==> flow/design.v <==
`timescale 1ns/1ps
module solution (
    input clk,
    input rst,
    input row_valid,
    input [281:0] row_data,
    output reg [63:0] splitters_hit,
    output reg done
);
    localparam WIDTH = 141;
    localparam HEIGHT = 142;
    localparam ROW_BITS = 282;
    reg [31:0] y;
    reg [WIDTH-1:0] active_mask;
    reg [ROW_BITS-1:0] current_row_data;
    wire [WIDTH-1:0] next_active;
    wire [15:0]      row_hit_count;  
    genvar i;
    wire [WIDTH-1:0] effective_active;
    wire [WIDTH-1:0] is_split;
    wire [WIDTH-1:0] beam_throwing_left;  
    wire [WIDTH-1:0] beam_throwing_right;  
    wire [WIDTH-1:0] beam_passing_down;    
    generate
        for (i=0; i<WIDTH; i=i+1) begin : cells
            wire [1:0] code = current_row_data[2*i+1 : 2*i];
            assign is_split[i] = (code == 2'd1);
            wire is_source = (code == 2'd2);
            assign effective_active[i] = active_mask[i] | is_source;
            assign beam_throwing_left[i]  = effective_active[i] & is_split[i];
            assign beam_throwing_right[i] = effective_active[i] & is_split[i];
            assign beam_passing_down[i]   = effective_active[i] & (~is_split[i]);
        end
    endgenerate
    generate
        for (i=0; i<WIDTH; i=i+1) begin : routing
            wire from_left;
            wire from_right;
            wire from_up;
            if (i == 0) assign from_left = 0;
            else assign from_left = beam_throwing_right[i-1];  
            if (i == WIDTH-1) assign from_right = 0;
            else assign from_right = beam_throwing_left[i+1];  
            assign from_up = beam_passing_down[i];
            assign next_active[i] = from_left | from_right | from_up;
        end
    endgenerate
    reg [15:0] pop_count;
    integer k;
    always @(*) begin
        pop_count = 0;
        for (k=0; k<WIDTH; k=k+1) begin
            if (effective_active[k] && is_split[k]) begin
                pop_count = pop_count + 1;
            end
        end
    end
    always @(posedge clk) begin
        if (rst) begin
            y <= 0;
            active_mask <= 0;
            splitters_hit <= 0;
            done <= 0;
        end else begin
            if (!done && row_valid) begin
                splitters_hit <= splitters_hit + pop_count;
                active_mask <= next_active;
                if (y == HEIGHT - 1) begin
                    done <= 1;
                end else begin
                    y <= y + 1;
                end
            end
        end
    end
    always @(*) begin
        current_row_data = row_data;
    end
endmodule
# Tool chain data of solution
# What the tools print for solution, step after step.
# Line numbers count from 1 in the design file above.
# Library cell names are shortened.
# A cell with -- has no value.
# design
design	solution
clock_port	clk
lib	sky130hd
pvt_corner	tt_025C_1v80

# After elaboration
# Yosys after proc, flatten, opt, wreduce and memory -nomap, before mapping. Enables and synchronous resets that opt folds into registers are not counted as muxes. Memory bits, and registers merged into a memory's read port (data or address), are not among the register bits. Print and check cells are not counted. Equal cells are merged and count once.
# word_totals
ff_bits	238
out_inout_bits	65
elab_cells	1560
# classes
add_sub_neg	142
equal	283
n_mux	141
n_logic	845
reduce_and_logical	145
# op_table
op	n
16-bit by 1-bit adder with 16-bit output with constant B	140
16-bit two-way mux	140
1-bit bitwise OR	421
1-bit bitwise AND	282
2-bit by 1-bit == test with 1-bit output with constant B	141
2-bit == test with constant B	141
1-bit logical AND	142
1-bit inverter	142
64-bit by 16-bit adder with 64-bit output	1
32-bit by 1-bit adder with 32-bit output with constant B	1
32-bit by 8-bit == test with 1-bit output with constant B	1
2-bit AND reduction	2
1-bit logical NOT	1
1-bit two-way mux	1

# Depth
# Yosys ltp: most cells in a row. Word level: on the elaborated netlist, between registers, memories and ports. Mapped: between sequential cells and ports; inverters and the memories' decode and read muxes count.
# depth
word_depth	285
abc_area	1
ltp_mapped	532
depth_no_buf	532

# Mapped cells and area
# Yosys stat after the flow's synthesis: flattened, memories mapped to cells. It holds for the ABC_AREA given above (unset counts as 0); a run with the other value may have another netlist.
# The area totals of this step are shown rounded.
# types
cell	n
nand2_1	2604
inv_1	2096
nand3_1	1265
nand2_2	828
nor2_1	1275
dfxtp_1	238
nand3_2	469
ha_1	160
o21ai_0	372
nand2_4	111
a21oi_1	242
nand3b_1	131
a31oi_1	131
nor2_2	127
nand3_4	45
or2_2	91
nand4_1	74
nor3_1	66
# Not listed: further types 38, cells in them 353.
# mapped
cell_count	10678
yosys_area_um2	56800
seq_area_um2	4760
ffs	238
buffers	60

# Path before layout
# Source: OpenSTA report_checks on the synthesized netlist (no wires, ideal clock, input and output delay 20% of the period each), path of least setup slack; recovery checks are left aside. Register names are those of the netlist, which keeps one name where synthesis merged equal registers.
# synth_path
path_kind	in2reg
startpoint	in row_data[3]
endpoint	reg splitters_hit[61]
clock_period_ns	100.0
t_first_pin_ns	20.000
arrival_ns	106.608
path_slack_ns	-6.665
delay_ns	86.665
driving_pins	525
path_buffers	0
synth_period_reached_ns	106.665
# "delay_ns" is the arrival time less input delay plus setup time.
# "driving_pins" counts driving pins, that of a launching flip-flop among them; a cell with two outputs on the path counts twice.
# "synth_period_reached_ns" is the clock period less the worst setup slack; recovery checks do not enter. This is arithmetic on one report: input and output delays are still those of the set period (20% each).
# Between the ends stands the longest chain of elaborated cells between them, by number of cells; it is not shown to be the way that was timed. Of several equally long chains one is given.
# Each line given opens the expression or statement behind the cell; cells for indexed reads and writes are added by Yosys, which also makes memories of some case tables.
# synth_between
path_cell_list	inv_1 -> nand2_1 -> nor2_1 -> inv_1 -> ha_1 -> inv_1 -> nand2_4 -> nand2_2 -> xnor2_1 -> o21ai_0 -> ha_1 -> nand2_1 -> nand2_1 -> ha_1 -> nand2_1 -> nand2_1 -> ha_1 -> or2_2 -> (+489 left out) -> o21ai_0 -> nor2_1 -> inv_1 -> a21oi_1 -> inv_1 -> a21oi_1 -> inv_1 -> a21oi_1 -> nor2_1 -> nand2_1 -> nor2_1 -> nand3_1 -> nor2_1 -> inv_1 -> nor2_1 -> nand2_1 -> nand2_1 -> o21ba_2
elab_chain_len	283
cells_between	284
cone_classes	add/sub (140); eq/ne (2); mux (140); logic (1); reduce/logical (1)
# synth_rtl
item	line	text
start: declaration	6	input [281:0] row_data,
2-bit == test	28	wire is_source = (code == 2'd2);
1-bit bitwise OR	29	assign effective_active[i] = active_mask[i] | is_source;
1-bit logical AND	53	if (effective_active[k] && is_split[k]) begin
16-bit two-way mux	53
16-bit by 1-bit adder with 16-bit output	54	pop_count = pop_count + 1;
16-bit two-way mux	53
16-bit by 1-bit adder with 16-bit output	54
(+269 left out)	--
16-bit by 1-bit adder with 16-bit output	54
16-bit two-way mux	53
16-bit by 1-bit adder with 16-bit output	54
16-bit two-way mux	53
16-bit by 1-bit adder with 16-bit output	54
16-bit two-way mux	53
64-bit by 16-bit adder with 64-bit output	66	splitters_hit <= splitters_hit + pop_count;
end: assignment	62	splitters_hit <= 0;
end: assignment	66
end: declaration	7	output reg [63:0] splitters_hit,

# Path in the finished layout
# Path of least setup slack in the final report of job 1 (OpenROAD, finished layout, wires in). Where an end is a register, its clock arrival counts in the times.
# layout_path
path_kind	in2reg
startpoint	in row_data[2]
endpoint	reg splitters_hit[62]
clock_period_ns	149.0
t_first_pin_ns	29.80
arrival_ns	128.22
path_slack_ns	21.31
driving_pins	518
path_buffers	1
# Between the ends stands the longest chain of elaborated cells between them, by number of cells; it is not shown to be the way that was timed. Of several equally long chains one is given.
# layout_between
path_cell_list	clkdlybuf4s50_1 -> nand2_1 -> nor2_1 -> inv_1 -> ha_1 -> nand4_2 -> nand2_2 -> xnor2_1 -> o21ai_0 -> ha_1 -> nand2_1 -> nand2_1 -> ha_1 -> nand2_1 -> nand2_1 -> ha_1 -> or2_2 -> nand2_1 -> (+482 left out) -> nand2_1 -> or3_1 -> xor2_1 -> inv_1 -> ha_1 -> nand2_1 -> o21ai_0 -> a21oi_1 -> o221ai_1 -> nand2_1 -> nor2_1 -> inv_1 -> nor2_1 -> nand2_1 -> nor3_1 -> nand3_1 -> o21ai_0 -> a21oi_1
elab_chain_len	283
cells_between	284
cone_classes	add/sub (140); eq/ne (2); mux (140); logic (1); reduce/logical (1)
# layout_rtl
item	line	text
start: declaration	6	input [281:0] row_data,
2-bit == test	28	wire is_source = (code == 2'd2);
1-bit bitwise OR	29	assign effective_active[i] = active_mask[i] | is_source;
1-bit logical AND	53	if (effective_active[k] && is_split[k]) begin
16-bit two-way mux	53
16-bit by 1-bit adder with 16-bit output	54	pop_count = pop_count + 1;
16-bit two-way mux	53
16-bit by 1-bit adder with 16-bit output	54
(+269 left out)	--
16-bit by 1-bit adder with 16-bit output	54
16-bit two-way mux	53
16-bit by 1-bit adder with 16-bit output	54
16-bit two-way mux	53
16-bit by 1-bit adder with 16-bit output	54
16-bit two-way mux	53
64-bit by 16-bit adder with 64-bit output	66	splitters_hit <= splitters_hit + pop_count;
end: assignment	62	splitters_hit <= 0;
end: assignment	66
end: declaration	7	output reg [63:0] splitters_hit,

Appendix: measured runs

Measured results for solution: 4 stored runs of the Yosys and OpenROAD flow on sky130hd. The settings differ; the order carries no meaning. The constraints put input and output delay at 20% of the set period each and load the outputs with 0.01 pF.
By "achievedPeriod_ns" is meant the clock period of the run minus its worst setup slack. This is arithmetic on one report: input and output delays are still those of the set period (20% each).
"worst_path_allowed_less_slack_ns" means the part of the period allowed to the worst setup path (the constraints hold back 20% at inputs and 20% at outputs) less its slack; where the path has registers, the arrival times of their clocks count too.
By "power.total_uw" is meant OpenSTA's value without simulated activity: inputs other than the clock are taken to toggle once in ten clock periods, and the tool carries that through the logic.
Results are given in rounded form.

Job 1, flow files:
==> flow/run.sh <==
#!/bin/bash
# the make line also repeats the synthesis and layout settings of config.mk as NAME=value (left out here)
make -C /OpenROAD-flow-scripts/flow DESIGN_CONFIG=/design/flow/config.mk WORK_HOME=/design/flow/orfs CLKGATE_MAP_FILE= finish
==> flow/config.mk <==
export PLATFORM = sky130hd
export DESIGN_NAME = solution
export DESIGN_NICKNAME = solution
export VERILOG_FILES = /design/flow/design.v
export SDC_FILE = /design/flow/constraint.sdc
export NUM_CORES = 4
export LEC_CHECK = 0
export ABC_AREA = 1
export CAP_MARGIN = 20
export CELL_PAD_IN_SITES_DETAIL_PLACEMENT = 1
export CELL_PAD_IN_SITES_GLOBAL_PLACEMENT = 2
export CORE_ASPECT_RATIO = 1.63
export CORE_MARGIN = 2
export CORE_UTILIZATION = 37
export GPL_TIMING_DRIVEN = 0
export MAX_ROUTING_LAYER = met5
export MIN_ROUTING_LAYER = met2
export PLACE_DENSITY_LB_ADDON = 0.29
export SLEW_MARGIN = 5
==> flow/constraint.sdc <==
create_clock -name core_clock -period 149.0 [get_ports {clk}]
set_input_delay 29.8000 -clock core_clock [delete_from_list [all_inputs] [get_ports {clk}]]
set_output_delay 29.8000 -clock core_clock [all_outputs]
set_load 0.01 [all_outputs]

==> results of job 1, as CSV <==
result,value
power.total_uw,611
finish.stdcell_area_um2,64200
worstSetupSlack_ns,21.3
synthArea_um2,56800
achievedPeriod_ns,127.687
die_um2,157000
worst_hold_slack_ns,0.480
utilization_pct,42.1
timing.setup.tns_ns,0.000
worst_path_allowed_less_slack_ns,97.89
worstPathKind,"in2reg"

Job 2, flow files:
==> flow/run.sh <==
#!/bin/bash
# the make line also repeats the synthesis and layout settings of config.mk as NAME=value (left out here)
make -C /OpenROAD-flow-scripts/flow DESIGN_CONFIG=/design/flow/config.mk WORK_HOME=/design/flow/orfs CLKGATE_MAP_FILE= finish
==> flow/config.mk <==
export PLATFORM = sky130hd
export DESIGN_NAME = solution
export DESIGN_NICKNAME = solution
export VERILOG_FILES = /design/flow/design.v
export SDC_FILE = /design/flow/constraint.sdc
export NUM_CORES = 4
export LEC_CHECK = 0
export ABC_AREA = 1
export CAP_MARGIN = 20
export CORE_ASPECT_RATIO = 1.1
export CORE_MARGIN = 2
export CORE_UTILIZATION = 71
export CTS_CLUSTER_DIAMETER = 78
export CTS_CLUSTER_SIZE = 74
export GPL_ROUTABILITY_DRIVEN = 0
export HOLD_SLACK_MARGIN = 0.22
export MIN_ROUTING_LAYER = met2
export PLACE_DENSITY = 0.93
export SLEW_MARGIN = 20
export TNS_END_PERCENT = 95
==> flow/constraint.sdc <==
create_clock -name core_clock -period 95.0 [get_ports {clk}]
set_input_delay 19.0000 -clock core_clock [delete_from_list [all_inputs] [get_ports {clk}]]
set_output_delay 19.0000 -clock core_clock [all_outputs]
set_load 0.01 [all_outputs]

Job 2: not finished: routing ended with error GRT-0232

Job 3, flow files:
==> flow/run.sh <==
#!/bin/bash
# the make line also repeats the synthesis and layout settings of config.mk as NAME=value (left out here)
make -C /OpenROAD-flow-scripts/flow DESIGN_CONFIG=/design/flow/config.mk WORK_HOME=/design/flow/orfs CLKGATE_MAP_FILE= finish
==> flow/config.mk <==
export PLATFORM = sky130hd
export DESIGN_NAME = solution
export DESIGN_NICKNAME = solution
export VERILOG_FILES = /design/flow/design.v
export SDC_FILE = /design/flow/constraint.sdc
export NUM_CORES = 4
export LEC_CHECK = 0
export ABC_AREA = 1
export CAP_MARGIN = 0
export CORE_ASPECT_RATIO = 1.1
export CORE_MARGIN = 3
export CORE_UTILIZATION = 71
export CTS_CLUSTER_DIAMETER = 78
export CTS_CLUSTER_SIZE = 74
export GPL_ROUTABILITY_DRIVEN = 0
export HOLD_SLACK_MARGIN = 0.22
export MIN_ROUTING_LAYER = met2
export SLEW_MARGIN = 20
export TNS_END_PERCENT = 95
==> flow/constraint.sdc <==
create_clock -name core_clock -period 90.2 [get_ports {clk}]
set_input_delay 18.0400 -clock core_clock [delete_from_list [all_inputs] [get_ports {clk}]]
set_output_delay 18.0400 -clock core_clock [all_outputs]
set_load 0.01 [all_outputs]

Job 3: not finished: routing ended with error GRT-0116

Job 4, flow files:
==> flow/run.sh <==
#!/bin/bash
# the make line also repeats the synthesis and layout settings of config.mk as NAME=value (left out here)
make -C /OpenROAD-flow-scripts/flow DESIGN_CONFIG=/design/flow/config.mk WORK_HOME=/design/flow/orfs CLKGATE_MAP_FILE= finish
==> flow/config.mk <==
export PLATFORM = sky130hd
export DESIGN_NAME = solution
export DESIGN_NICKNAME = solution
export VERILOG_FILES = /design/flow/design.v
export SDC_FILE = /design/flow/constraint.sdc
export NUM_CORES = 4
export LEC_CHECK = 0
export CAP_MARGIN = 20
export CORE_ASPECT_RATIO = 0.63
export CORE_MARGIN = 5
export CORE_UTILIZATION = 59
export CTS_CLUSTER_DIAMETER = 95
export CTS_CLUSTER_SIZE = 44
export PLACE_DENSITY = 0.49
export SLEW_MARGIN = 5
==> flow/constraint.sdc <==
create_clock -name core_clock -period 173.0 [get_ports {clk}]
set_input_delay 34.6000 -clock core_clock [delete_from_list [all_inputs] [get_ports {clk}]]
set_output_delay 34.6000 -clock core_clock [all_outputs]
set_load 0.01 [all_outputs]

==> results of job 4, as CSV <==
result,value
achievedPeriod_ns,126.493
timing.setup.tns_ns,0.000
finish.stdcell_area_um2,63100
synthArea_um2,58000
worst_hold_slack_ns,0.476
worstSetupSlack_ns,46.5
power.total_uw,437
die_um2,105000
utilization_pct,64.6
worst_path_allowed_less_slack_ns,91.89
worstPathKind,"in2reg"
